==> flow/design.v <==
`timescale 1ns/1ps
module ALU(ALUControl, a, b, zero, less_greater, w);
    parameter N = 16;
    input [2:0] ALUControl;
    input signed [N-1:0] a, b;
    output zero, less_greater;
    output reg signed [N-1:0] w;
    always @(a or b or ALUControl) begin
        case (ALUControl)
            3'b000   :  w = a + b;
            3'b001   :  w = a - b;
            3'b010   :  w = a & b;
            3'b011    :  w = a | b;
            3'b101   :  w = $signed(a) < $signed(b) ? 16'd1 : 16'd0;
            3'b100   :  w = a ^ b;
            default:  w = {N{1'bx}};
        endcase
    end
    assign zero = (~|w);
    assign less_greater = |w;
endmodule
`timescale 1ns/1ps
module ALU_Controller(func3, Branch_funct, ALUOp, ALUControl);
    input [2:0] func3;
    input [1:0] Branch_funct;
    input [1:0] ALUOp;  
    output reg [2:0] ALUControl;
    always @(ALUOp or func3 or Branch_funct)begin
        case (ALUOp)
            2'b00   : ALUControl <= 3'b000;
            2'b01   : ALUControl <= 
                        (Branch_funct == 2'b00) ? 3'b001:
                        (Branch_funct == 2'b01) ? 3'b001:
                        (Branch_funct == 2'b10) ? 3'b101: 3'bxxx;
            2'b10   : ALUControl <= 
                        (func3 == 3'b000) ? 3'b000:
                        (func3 == 3'b001)  ? 3'b001:
                        (func3 == 3'b111) ? 3'b010:
                        (func3 == 3'b110) ? 3'b011:
                        (func3 == 3'b010) ? 3'b101 : 3'bxxx;
            2'b11   : ALUControl <= 3'b000;
            default: ALUControl <= 3'b000;
        endcase
    end
endmodule
module BranchController(Branch_funct, branch, less_greater, zero, w);
    input branch, zero, less_greater;
    input [1:0] Branch_funct;
    output reg w;
    always @(Branch_funct, zero, less_greater, branch) begin
        case (Branch_funct)
            2'b00   : w <= branch && zero;
            2'b01   : w <= branch && ~zero;
            2'b10   : w <= branch && less_greater;
            default: w <= 1'b0;
        endcase
    end
endmodule
`timescale 1ns/1ps
module CRegister(in, en, rst, clk, out);
    parameter N = 16;
    input [N-1:0] in;
    input en, clk, rst;
    output reg [N-1:0] out;
    always @(posedge clk or posedge rst) begin
        if (rst)
            out <= {N{1'b0}};
        else if (en)
            out <= in;
    end
endmodule
`timescale 1ns/1ps
module ImmExtension(immSrc, data, w);
    input [2:0] immSrc;
    input [12:0] data;
    parameter [2:0] L_T = 3'b000, S_T = 3'b001,
                    B_T = 3'b010, J_T = 3'b011,
                    I_T = 3'b100;
    output reg [15:0] w;
    always @(immSrc, data) begin
        case (immSrc)
            L_T   : w <= {{9{data[12]}},data[12], data[8:6] , data[2:0]};
            S_T   : w <= {{19{data[12]}},data[12], data[5:0]};
            J_T   : w <= {{3{data[12]}},data[12], data[11:0]};
            B_T   : w <= {{11{data[12]}}, data[12], data[9], data[2:0]};
            I_T   : w <= {{9{data[12]}},data[12], data[8:6], data[2:0]};
            default: w <= 16'dx;
        endcase
    end
endmodule
`timescale 1ns/1ps
module Mux2to1(slc, a, b, w);
    parameter N = 16;
    input slc;
    input [N-1:0] a, b;
    output [N-1:0] w;
    assign w = ~slc ? a : b;
endmodule
`timescale 1ns/1ps
module Mux4to1(slc, a, b, c, d, w);
    parameter N = 16;
    input [1:0] slc;
    input [N-1:0] a, b, c, d;
    output reg [N-1:0] w;
    always @(a or b or c or d or slc) begin
        case (slc)
            2'b00  : w <= a;
            2'b01  : w <= b;
            2'b10  : w <= c;
            2'b11  : w <= d;
            default: w <= {N{1'bx}};
        endcase
    end
endmodule
`timescale 1ns/1ps
module RegisterFile(clk, regWrite,
                    readRegister1, readRegister2,
                    writeRegister, writeData,
                    readData1, readData2);
    parameter WordLen = 16;
    parameter WordCount = 16;
    input regWrite, clk;
    input [2:0] readRegister1, readRegister2, writeRegister;
    input [WordLen-1:0] writeData;
    output [WordLen-1:0] readData1, readData2;
    reg [WordLen-1:0] registerFile [0:(WordCount /2)-1];
    always @(posedge clk) begin
        if (regWrite)
            registerFile[writeRegister] <= writeData;
    end
    assign readData1 = registerFile[readRegister1];
    assign readData2 = registerFile[readRegister2];
endmodule
`timescale 1ns/1ps
module MainController(clk, rst, op,
                      PCUpdate, adrSrc, memWrite, branch,
                      IRWrite, resultSrc, ALUOp, 
                      ALUSrcA, ALUSrcB, immSrc, regWrite, jump);
    input [2:0] op;
    input clk, rst;
    output reg [1:0]  resultSrc, ALUSrcA, ALUSrcB, ALUOp;
    output reg [2:0] immSrc;
    output reg adrSrc, regWrite, memWrite, PCUpdate, branch, IRWrite, jump;
    parameter [2:0] R_T = 3'b000, L_T = 3'b001,
                    S_T = 3'b010, B_T = 3'b011,
                    J_T = 3'b100, I_T = 3'b101;
    reg [11:0] pstate;
    reg [11:0] nstate;
    always @(*) begin
        case (pstate)
            12'b000000000001   : nstate = 12'b000000000010;
            12'b000000000010  : nstate =  (op == L_T)    ? 12'b000000000100     :
                                 (op == R_T)    ? 12'b000000010000     :
                                 (op == B_T)    ? 12'b000001000000     :                                   
                                 (op == J_T)    ? 12'b000000001000     :
                                 (op == S_T)    ? 12'b000010000000     : 
                                 (op == I_T)    ? 12'b100000000001     :12'b000000000001;   
            12'b100000000001 : nstate = 12'b000000100000;
            12'b000000000100 : nstate = 12'b001000000001;
            12'b000000010000 : nstate = 12'b000000100000;
            12'b000000100000: nstate = 12'b000000000001;
            12'b000001000000 : nstate = 12'b000000000001;
            12'b000000001000 : nstate = 12'b000000000001;
            12'b000010000000 : nstate = 12'b000100000000;
            12'b000100000000: nstate = 12'b000000000001;
            12'b001000000001: nstate = 12'b010000000001;
            12'b010000000001 : nstate = 12'b000000000001;
            default: nstate = 12'b000000000001;
        endcase
    end
    always @(pstate) begin
        {resultSrc, memWrite, ALUOp, ALUSrcA, ALUSrcB, immSrc, 
                regWrite, PCUpdate, branch, IRWrite, jump, adrSrc} = 18'b0;
        case (pstate)
            12'b000000000001 : begin
                IRWrite   = 1'b1;
                adrSrc    = 1'b0;
                ALUSrcA   = 2'b00;
                ALUSrcB   = 2'b10;
                ALUOp     = 2'b00;
                resultSrc = 2'b10;
                PCUpdate  = 1'b1;
            end
            12'b000000000010: begin
                ALUSrcA   = 2'b01;
                ALUSrcB   = 2'b01;
                ALUOp     = 2'b00;
                immSrc    = 3'b010;
            end
            12'b100000000001: begin 
                ALUSrcA   = 2'b10;
                ALUSrcB   = 2'b01;
                immSrc    = 3'b100;
                ALUOp     = 2'b11;
            end
            12'b000000000100: begin 
                ALUSrcA   = 2'b10;
                ALUSrcB   = 2'b01;
                immSrc    = 3'b000;
                ALUOp     = 2'b11;
            end
            12'b001000000001: begin
                resultSrc = 2'b00;
                adrSrc    = 1'b1;
            end
            12'b010000000001: begin
                resultSrc = 2'b01;
                regWrite  = 1'b1;
            end
            12'b000000010000: begin
                ALUSrcA   = 2'b10;
                ALUSrcB   = 2'b00;
                ALUOp     = 2'b10;
            end
            12'b000001000000: begin
                ALUSrcA   = 2'b10;
                ALUSrcB   = 2'b00;
                ALUOp     = 2'b01;
                resultSrc = 2'b00;
                branch    = 1'b1;
            end
            12'b000000001000: begin
                ALUSrcA   = 2'b01;
                ALUSrcB   = 2'b01;
                ALUOp     = 2'b00;
                resultSrc = 2'b10;
                immSrc    = 3'b011;
                jump      = 1'b1;
            end
            12'b000010000000: begin
                ALUSrcA   = 2'b10;
                ALUSrcB   = 2'b01;
                ALUOp     = 2'b00;
                immSrc    = 3'b001;
            end
            12'b000100000000: begin
                resultSrc = 2'b00;
                adrSrc    = 1'b1;
                memWrite  = 1'b1;
            end
            12'b000000100000: begin
                resultSrc = 2'b00;
                regWrite  = 1'b1;
            end
        endcase
    end
    always @(posedge clk or posedge rst) begin
        if (rst)
            pstate <= 12'b000000000001;
        else
            pstate <= nstate;
    end
endmodule
`timescale 1ns/1ps
module RISC_V_Controller(clk, rst, op, func3, Branch_funct, zero,less_greater,
                    PCWrite, adrSrc, memWrite,
                    IRWrite, resultSrc, ALUControl,
                    ALUSrcA, ALUSrcB, immSrc, regWrite);
    input [2:0] op;
    input [2:0] func3;
    input [1:0] Branch_funct;
    input clk, rst, zero, less_greater;
    output PCWrite, adrSrc, memWrite, IRWrite, regWrite;
    output [1:0] resultSrc, ALUSrcA, ALUSrcB;
    output [2:0] ALUControl;
    output [2:0] immSrc;
    wire PCUpdate, branch, Branch_out, jump;
    wire[1:0] ALUOp;
    MainController mainController(
        .clk(clk), .rst(rst), .op(op),
        .PCUpdate(PCUpdate),
        .adrSrc(adrSrc), .memWrite(memWrite),
        .branch(branch), .resultSrc(resultSrc),
        .ALUSrcA(ALUSrcA), .ALUSrcB(ALUSrcB),
        .immSrc(immSrc), .regWrite(regWrite),
        .IRWrite(IRWrite), .ALUOp(ALUOp), .jump(jump)
    );
    ALU_Controller ALUController(
        .func3(func3),  .ALUOp(ALUOp), .ALUControl(ALUControl), .Branch_funct(Branch_funct)
    );    
    BranchController Branch_Control(
                                    .Branch_funct(Branch_funct), .branch(branch), .less_greater(less_greater), .zero(zero), .w(Branch_out)
                                    );
    assign PCWrite = (PCUpdate | Branch_out | jump); 
endmodule
`timescale 1ns/1ps
module RISC_V_Datapath(clk, rst, PCWrite, adrSrc, memWrite,
                    IRWrite, resultSrc, ALUControl,
                    ALUSrcA, ALUSrcB, immSrc, regWrite,
                    op, func3, Branch_funct, zero, less_greater, funct7,
                    mem_addr, mem_wdata, mem_we, mem_rdata);
    input clk, rst, PCWrite, adrSrc, memWrite, IRWrite, regWrite;
    input [1:0] resultSrc, ALUSrcA, ALUSrcB;
    input [2:0] ALUControl;
    input [2:0] immSrc;
    input  [15:0] mem_rdata;
    output [15:0] mem_addr, mem_wdata;
    output        mem_we;
    output [2:0] op;
    output [2:0] func3;
    output [1:0] Branch_funct;
    output  zero, less_greater, funct7;
    wire [15:0] Adr, PC, ReadData, OldPC;
    wire [15:0] ImmExt, instr, Data;
    wire [15:0] RD1, RD2, A, B, SrcA, SrcB;
    wire [15:0] ALUResult, ALUOut, Result;
    CRegister  PCR  (.in(Result),    .en(PCWrite), .rst(rst), .clk(clk), .out(PC));
    CRegister OldPCR(.in(PC),        .en(IRWrite), .rst(rst), .clk(clk), .out(OldPC));
    CRegister  IR   (.in(ReadData),  .en(IRWrite), .rst(rst), .clk(clk), .out(instr));
    CRegister MDR   (.in(ReadData),  .en(1'b1),    .rst(rst), .clk(clk), .out(Data));
    CRegister AR    (.in(RD1),       .en(1'b1),    .rst(rst), .clk(clk), .out(A));
    CRegister BR    (.in(RD2),       .en(1'b1),    .rst(rst), .clk(clk), .out(B));
    CRegister ALUR  (.in(ALUResult), .en(1'b1),    .rst(rst), .clk(clk), .out(ALUOut));
    Mux2to1 AdrMux(.slc(adrSrc),    .a(PC),     .b(Result), .w(Adr));
    Mux4to1 AMux     (.slc(ALUSrcA),   .a(PC),     .b(OldPC),  .c(A),         .d(16'd0),  .w(SrcA));
    Mux4to1 BMux     (.slc(ALUSrcB),   .a(B),      .b(ImmExt), .c(16'd2),     .d(16'd0),  .w(SrcB));
    Mux4to1 ResultMux(.slc(resultSrc), .a(ALUOut), .b(Data),   .c(ALUResult), .d(ImmExt), .w(Result));
    ImmExtension Extend(
        .immSrc(immSrc), .data({instr[15], instr[11:0]}), .w(ImmExt)
    );
    ALU ALU_Instance(
        .ALUControl(ALUControl), .a(SrcA), .b(SrcB), 
        .zero(zero), .less_greater(less_greater), .w(ALUResult)
    );
    assign mem_addr  = Adr;
    assign mem_wdata = B;
    assign mem_we    = memWrite;
    assign ReadData  = mem_rdata;
    RegisterFile RF(
        .clk(clk), 
        .regWrite(regWrite),
        .writeData(Result), 
        .readData1(RD1), .readData2(RD2),
        .readRegister1(instr[5:3]), 
        .readRegister2(instr[8:6]),
        .writeRegister(instr[11:9])
    );
    assign funct7 = instr[15]; 
    assign op = instr[14:12];
    assign func3 = instr[2:0];
    assign Branch_funct = instr[11:10];
endmodule
`timescale 1ns/1ps
module RISC_V(clk, rst, mem_addr, mem_wdata, mem_we, mem_rdata);
    input clk, rst;
    input  [15:0] mem_rdata;  
    output [15:0] mem_addr;   
    output [15:0] mem_wdata;  
    output        mem_we;     
    wire [2:0] func3, ALUControl;
    wire[2:0] immSrc;
    wire zero, less_greater, PCSrc, memWrite, 
         regWrite, ALUSrc, PCWrite, adrSrc, IRWrite, funct7;
    wire [1:0] resultSrc, ALUSrcA, ALUSrcB, Branch_funct;
    wire [2:0] op; 
    RISC_V_Controller CU(
        .clk(clk), .rst(rst), .op(op), 
        .func3(func3), .immSrc(immSrc), .zero(zero), 
        .less_greater(less_greater), .PCWrite(PCWrite),
        .adrSrc(adrSrc), .memWrite(memWrite), 
        .IRWrite(IRWrite), .resultSrc(resultSrc), 
        .ALUControl(ALUControl), .ALUSrcA(ALUSrcA),
        .ALUSrcB(ALUSrcB), .regWrite(regWrite),
        .Branch_funct(Branch_funct)
    );
    RISC_V_Datapath DP(
        .clk(clk), .rst(rst), .less_greater(less_greater),
        .PCWrite(PCWrite), .adrSrc(adrSrc),
        .memWrite(memWrite), .IRWrite(IRWrite), 
        .resultSrc(resultSrc), .immSrc(immSrc), 
        .ALUControl(ALUControl), .op(op),
        .ALUSrcA(ALUSrcA), .func3(func3),
        .ALUSrcB(ALUSrcB), .zero(zero),
        .regWrite(regWrite), .Branch_funct(Branch_funct), .funct7(funct7),
        .mem_addr(mem_addr), .mem_wdata(mem_wdata), .mem_we(mem_we), .mem_rdata(mem_rdata)
    );
endmodule
==> Tool chain data of RISC_V <==
The steps from the RTL of RISC_V to its reports follow in flow order.
Line numbers count from 1 in the design file above.
Operators carry their Yosys type and port widths (W data, S select, Z words).
Cell names lack the library's common part.
{ "design": {"design": "RISC_V", "clk_port": "clk", "lib": "sky130hd", "lib_corner": "tt_025C_1v80"} }

==> Elaborated design <==
Yosys after proc, flatten, opt, wreduce and memory -nomap, before mapping. Memory bits, and registers merged into a memory's read port (data or address), are not among the register bits. Print and check cells are not counted. Equal cells are merged and count once.
Memory sizes are those after Yosys's memory passes, which may raise the word count (mostly to a power of two), join words into wider ones and drop unused or constant bits.
{ "bits": {"regBits": 92, "ram_bits": 128, "clocked_rd_ports_x_width": 32, "mem_count": 1, "in_bits": 18, "out_inout_bits": 33} }
{ "memory_table": {"columns": ["name", "words", "word_bits", "rd", "wr", "line_no", "source"], "rows": [
  ["DP.RF.registerFile", 8, 16, 2, 1, 126, "reg [WordLen-1:0] registerFile [0:(WordCount /2)-1];"]
]} }
{ "op_classes": {"add_sub_neg": 2, "cmp": 1, "eq_ne": 44, "muxes": 38, "bitwise": 5, "n_reduce_logical": 24} }
{ "ops": {"columns": ["cell", "count"], "rows": [
  ["$pmux W16 S4", 4],
  ["$pmux W16 S6", 1],
  ["$pmux W12 S6", 1],
  ["$mux W12", 6],
  ["$mux W16", 2],
  ["$mux W3", 9],
  ["$eq A3 B2 Y1 const B", 7],
  ["$eq A3 B3 Y1 const B", 7],
  ["$eq A2 B2 Y1 const B", 9],
  ["$reduce_or A2 Y1", 9],
  ["$add A16 B16 Y16", 1],
  ["$sub A16 B16 Y16", 1],
  ["$lt A16 B16 Y1", 1],
  ["$and A16 B16 Y16", 1],
  ["$or A16 B16 Y16", 1],
  ["$xor A16 B16 Y16", 1],
  ["$reduce_or A16 Y1", 1],
  ["$eq A12 B1 Y1 const B", 1],
  ["$eq A12 B10 Y1 const B", 1],
  ["$eq A12 B11 Y1 const B", 1],
  ["$eq A12 B12 Y1 const B", 1],
  ["$eq A12 B2 Y1 const B", 1],
  ["$eq A12 B3 Y1 const B", 1],
  ["$eq A12 B4 Y1 const B", 1],
  ["$eq A12 B5 Y1 const B", 1],
  ["$eq A12 B6 Y1 const B", 1],
  ["$eq A12 B7 Y1 const B", 1],
  ["$eq A12 B8 Y1 const B", 1]
]} }
Other operator kinds: 15; their cells: 41.

==> Longest topological paths <==
Depth = most cells in a row (Yosys ltp): at word level without a register or memory, in the mapped netlist without a sequential cell, where the memories' decode and read muxes count.
{ "logic_depth": {"ltp_word": 15, "abc_area": 0, "depth_mapped": 23, "depth_no_buf": 21} }

==> After synthesis <==
Source: synth_stat.txt of the flow (Yosys; design flattened, memories mapped). It holds for the ABC_AREA given above (unset counts as 0); a run with the other value may have another netlist.
The area totals of this step are shown rounded.
{ "mapped": {"stdcells": 1050, "yosys_area_um2": 13900, "ffs": 252} }
{ "by_type": {"columns": ["cell", "count", "area_total_um2"], "rows": [
  ["edfxtp_1", 128, 3.84E+03],
  ["dfrtp_1", 123, 3.08E+03],
  ["mux4_2", 79, 1.78E+03],
  ["mux2_2", 83, 934.646],
  ["ha_1", 54, 675.648],
  ["nor2_1", 63, 236.477],
  ["inv_1", 62, 232.723],
  ["a21oi_1", 41, 205.197],
  ["mux2i_1", 19, 190.182],
  ["nand2_1", 46, 172.666],
  ["o21ai_0", 34, 170.163],
  ["a211oi_1", 20, 150.144],
  ["mux2_4", 10, 150.144],
  ["clkbuf_1", 38, 142.637],
  ["nor3_1", 25, 125.12],
  ["a31oi_1", 10, 62.56],
  ["nand2b_1", 10, 62.56],
  ["a22oi_1", 8, 60.058]
]} }
Other cell types: 71; their cells: 197.
The figures by module come from a second, unflattened synthesis with its own total; it is not the netlist above.
{ "unflattened": {"hier_cells": 1082, "hier_area_um2": 15690} }
Each row is one instance without its submodules.
{ "modules": {"columns": ["mod", "n_inst", "n_cells", "mod_area_um2", "seq_area_um2"], "rows": [
  ["RegisterFile", 1, 255, 6045, 3844],
  ["CRegister", 7, 35, 653.1, 400.4],
  ["ALU", 1, 416, 2690, 0.0],
  ["Mux4to1", 3, 20, 424.2, 0.0],
  ["MainController", 1, 41, 467.9, 301.5],
  ["Mux2to1", 1, 18, 249.0, 0.0],
  ["ImmExtension", 1, 22, 231.5, 0.0],
  ["BranchController", 1, 11, 80.1, 0.0],
  ["ALU_Controller", 1, 10, 65.1, 0.0],
  ["RISC_V_Datapath", 1, 3, 15.0, 0.0],
  ["RISC_V_Controller", 1, 1, 6.3, 0.0],
  ["RISC_V", 1, 0, 0.0, 0.0]
]} }

==> Path before layout <==
OpenSTA on the mapped netlist: ideal clock, no wires. The path of least setup slack (recovery checks aside). Input and output delay are each 20% of the period. Register names are those of the netlist, which keeps one name where synthesis merged equal registers.
{ "synth_timing": {"path_kind": "register to output", "start": "reg CU.mainController.pstate", "end": "out mem_addr[12]", "clock_period_ns": 8.0, "out_delay_ns": 1.600, "launch_ns": 0.000, "arrival_time_ns": 4.648, "required_ns": 6.400, "path_slack_ns": 1.752, "delay_ns": 4.648, "stages": 20, "synth_period_reached_ns": 6.248} }
"delay_ns" is the arrival time less input delay plus setup time.
A path that ends at an output port has no setup time.
"stages" counts driving pins, that of a launching flip-flop among them; a cell with two outputs on the path counts twice.
"synth_period_reached_ns" = period - worst setup slack (recovery checks aside). The figure is calculated, with input and output delays left at 20% of the set period.
An end named without its bit number is one bit of that signal or, where synthesis recoded a state register, one of its new flip-flops.
{ "synth_between": {"cell_sequence": "dfrtp_1 > nor3_1 > inv_1 > or3_1 > clkbuf_1 > nor2_1 > nand2_1 > o21ai_0 > ha_1 > inv_1 > fa_1 > nand2b_1 > a2111o_1 > o21a_1 > a31oi_1 > o22ai_1 > o21ai_1 > o221ai_1 > mux4_2 > mux2_2"} }
{ "synth_lines": {"columns": ["element", "line_no", "source"], "rows": [
  ["from (decl)", 147, "reg [11:0] pstate;"],
  ["from (assign)", 249, "pstate <= 12'b000000000001;"],
  ["from (assign)", 251, "pstate <= nstate;"],
  ["to (decl)", 347, "output [15:0] mem_addr;"]
]} }
Chain of elaborated cells between the ends: none given.

==> Timing after layout <==
Path of least setup slack in the final report of run 1 (OpenROAD, finished layout, wires in). Where an end is a register, its clock arrival counts in the times.
{ "layout_timing": {"path_kind": "register to output", "start": "reg CU.mainController.pstate", "end": "out mem_addr[8]", "clock_period_ns": 11.9, "out_delay_ns": 2.38, "launch_ns": 0.54, "arrival_time_ns": 6.02, "required_ns": 9.52, "path_slack_ns": 3.50, "stages": 23} }
An end named without its bit number is one bit of that signal or, where synthesis recoded a state register, one of its new flip-flops.
{ "layout_between": {"cell_sequence": "dfrtp_2 > nor3_2 > inv_1 > or3_4 > mux2i_1 > o21ai_1 > buf_4 > inv_1 > ha_1 > inv_1 > fa_1 > nor2b_1 > o211ai_1 > nand2_1 > a21boi_0 > a221o_1 > a21o_1 > nor2_1 > nor3_1 > a21oi_1 > inv_2 > mux2_2 > clkdlybuf4s50_1"} }
{ "layout_lines": {"columns": ["element", "line_no", "source"], "rows": [
  ["from (decl)", 147, "reg [11:0] pstate;"],
  ["from (assign)", 249, "pstate <= 12'b000000000001;"],
  ["from (assign)", 251, "pstate <= nstate;"],
  ["to (decl)", 347, "output [15:0] mem_addr;"]
]} }
Chain of elaborated cells between the ends: none given.

Memo
Re: implementation data of RISC_V

Module RISC_V, platform sky130hd: 6 stored runs of the flow (Yosys, OpenROAD) with differing settings, in no particular order. Input and output delays are each 20% of the period that was set; the output load is 0.01 pF.
"achieved_clock_period_ns" = clock period - worst setup slack. The figure is calculated, with input and output delays left at 20% of the set period.
"worst_path_allowed_less_slack_ns" = time allowed to the worst setup path (clock period - input delay - output delay, where it has them) - its slack; a late launch clock adds to it, a late capture clock takes from it.
"power_total_mw": no workload was simulated; the value follows from the tool's default switching activity.
Results are given in rounded form.
[
  {
    "run": "run 1",
    "settings": { "ABC_AREA": 0, "CELL_PAD_IN_SITES_GLOBAL_PLACEMENT": 0, "CORE_UTILIZATION": 64, "MAX_ROUTING_LAYER": "met4", "MIN_ROUTING_LAYER": "met2", "PLACE_DENSITY": 0.41, "SETUP_SLACK_MARGIN": 3.48, "TNS_END_PERCENT": 55, "period_ns": 11.9, "CAP_MARGIN": 20, "CORE_MARGIN": 2, "SLEW_MARGIN": 20 },
    "results": { "final_util_frac": 0.743, "setup_ws_ns": 3.500, "achieved_clock_period_ns": 8.400, "dieArea_um2": 22910, "power_total_mw": 1.736, "worst_path_allowed_less_slack_ns": 6.02, "worst_path_kind": "register to output", "setup_tns_ns": 0.000, "post_synth_area_um2": 13900 }
  },
  {
    "run": "run 2",
    "settings": { "CELL_PAD_IN_SITES_DETAIL_PLACEMENT": 0, "CELL_PAD_IN_SITES_GLOBAL_PLACEMENT": 3, "CORE_ASPECT_RATIO": 0.59, "CORE_UTILIZATION": 40, "CTS_CLUSTER_DIAMETER": 61, "CTS_CLUSTER_SIZE": 10, "GPL_TIMING_DRIVEN": 0, "HOLD_SLACK_MARGIN": 0.27, "MAX_ROUTING_LAYER": "met5", "MIN_ROUTING_LAYER": "met2", "SETUP_SLACK_MARGIN": 1.0, "SLEW_MARGIN": 40, "TNS_END_PERCENT": 25, "period_ns": 8.0, "CAP_MARGIN": 20, "CORE_MARGIN": 2 },
    "results": { "final_util_frac": 0.495, "setup_ws_ns": 0.818, "achieved_clock_period_ns": 7.182, "dieArea_um2": 36300, "power_total_mw": 2.611, "worst_path_allowed_less_slack_ns": 5.58, "worst_path_kind": "register to output", "setup_tns_ns": 0.000, "post_synth_area_um2": 13900 }
  },
  {
    "run": "run 3",
    "settings": { "CORE_UTILIZATION": 38, "period_ns": 7.85, "CAP_MARGIN": 20, "CORE_MARGIN": 2, "SLEW_MARGIN": 20 },
    "results": { "final_util_frac": 0.435, "setup_ws_ns": 0.363, "achieved_clock_period_ns": 7.487, "dieArea_um2": 38120, "power_total_mw": 2.646, "worst_path_allowed_less_slack_ns": 5.92, "worst_path_kind": "register to output", "setup_tns_ns": 0.000, "post_synth_area_um2": 13900 }
  },
  {
    "run": "run 4",
    "settings": { "ABC_AREA": 0, "CAP_MARGIN": 20, "CORE_UTILIZATION": 50, "CTS_CLUSTER_DIAMETER": 63, "CTS_CLUSTER_SIZE": 19, "MAX_ROUTING_LAYER": "met4", "MIN_ROUTING_LAYER": "met1", "PLACE_DENSITY_LB_ADDON": 0.26, "period_ns": 6.07, "CORE_MARGIN": 2, "SLEW_MARGIN": 20 },
    "results": { "final_util_frac": 0.622, "setup_ws_ns": -0.135, "achieved_clock_period_ns": 6.205, "dieArea_um2": 29140, "power_total_mw": 2.898, "worst_path_allowed_less_slack_ns": 4.99, "worst_path_kind": "register to output", "setup_tns_ns": -0.464, "post_synth_area_um2": 13900 }
  },
  {
    "run": "run 5",
    "settings": { "CELL_PAD_IN_SITES_DETAIL_PLACEMENT": 1, "CELL_PAD_IN_SITES_GLOBAL_PLACEMENT": 3, "CORE_MARGIN": 4, "CORE_UTILIZATION": 42, "CTS_CLUSTER_DIAMETER": 63, "GPL_ROUTABILITY_DRIVEN": 0, "GPL_TIMING_DRIVEN": 1, "HOLD_SLACK_MARGIN": -0.01, "MIN_ROUTING_LAYER": "met1", "PLACE_DENSITY_LB_ADDON": 0.13, "SLEW_MARGIN": 0, "TNS_END_PERCENT": 35, "period_ns": 4.83, "CAP_MARGIN": 20 },
    "results": { "final_util_frac": 0.583, "setup_ws_ns": -1.168, "achieved_clock_period_ns": 5.998, "dieArea_um2": 36060, "power_total_mw": 4.242, "worst_path_allowed_less_slack_ns": 5.03, "worst_path_kind": "register to output", "setup_tns_ns": -20.07, "post_synth_area_um2": 13900 }
  },
  {
    "run": "run 6",
    "settings": { "CELL_PAD_IN_SITES_DETAIL_PLACEMENT": 0, "CORE_ASPECT_RATIO": 0.59, "CORE_UTILIZATION": 40, "CTS_CLUSTER_DIAMETER": 61, "CTS_CLUSTER_SIZE": 10, "GPL_TIMING_DRIVEN": 0, "HOLD_SLACK_MARGIN": 0.27, "MAX_ROUTING_LAYER": "met4", "MIN_ROUTING_LAYER": "met2", "SETUP_SLACK_MARGIN": 1.0, "SLEW_MARGIN": 20, "TNS_END_PERCENT": 25, "period_ns": 8.0, "CAP_MARGIN": 20, "CORE_MARGIN": 2 },
    "results": { "final_util_frac": 0.504, "setup_ws_ns": 0.762, "achieved_clock_period_ns": 7.238, "dieArea_um2": 36300, "power_total_mw": 2.616, "worst_path_allowed_less_slack_ns": 5.64, "worst_path_kind": "register to output", "setup_tns_ns": 0.000, "post_synth_area_um2": 13900 }
  }
]
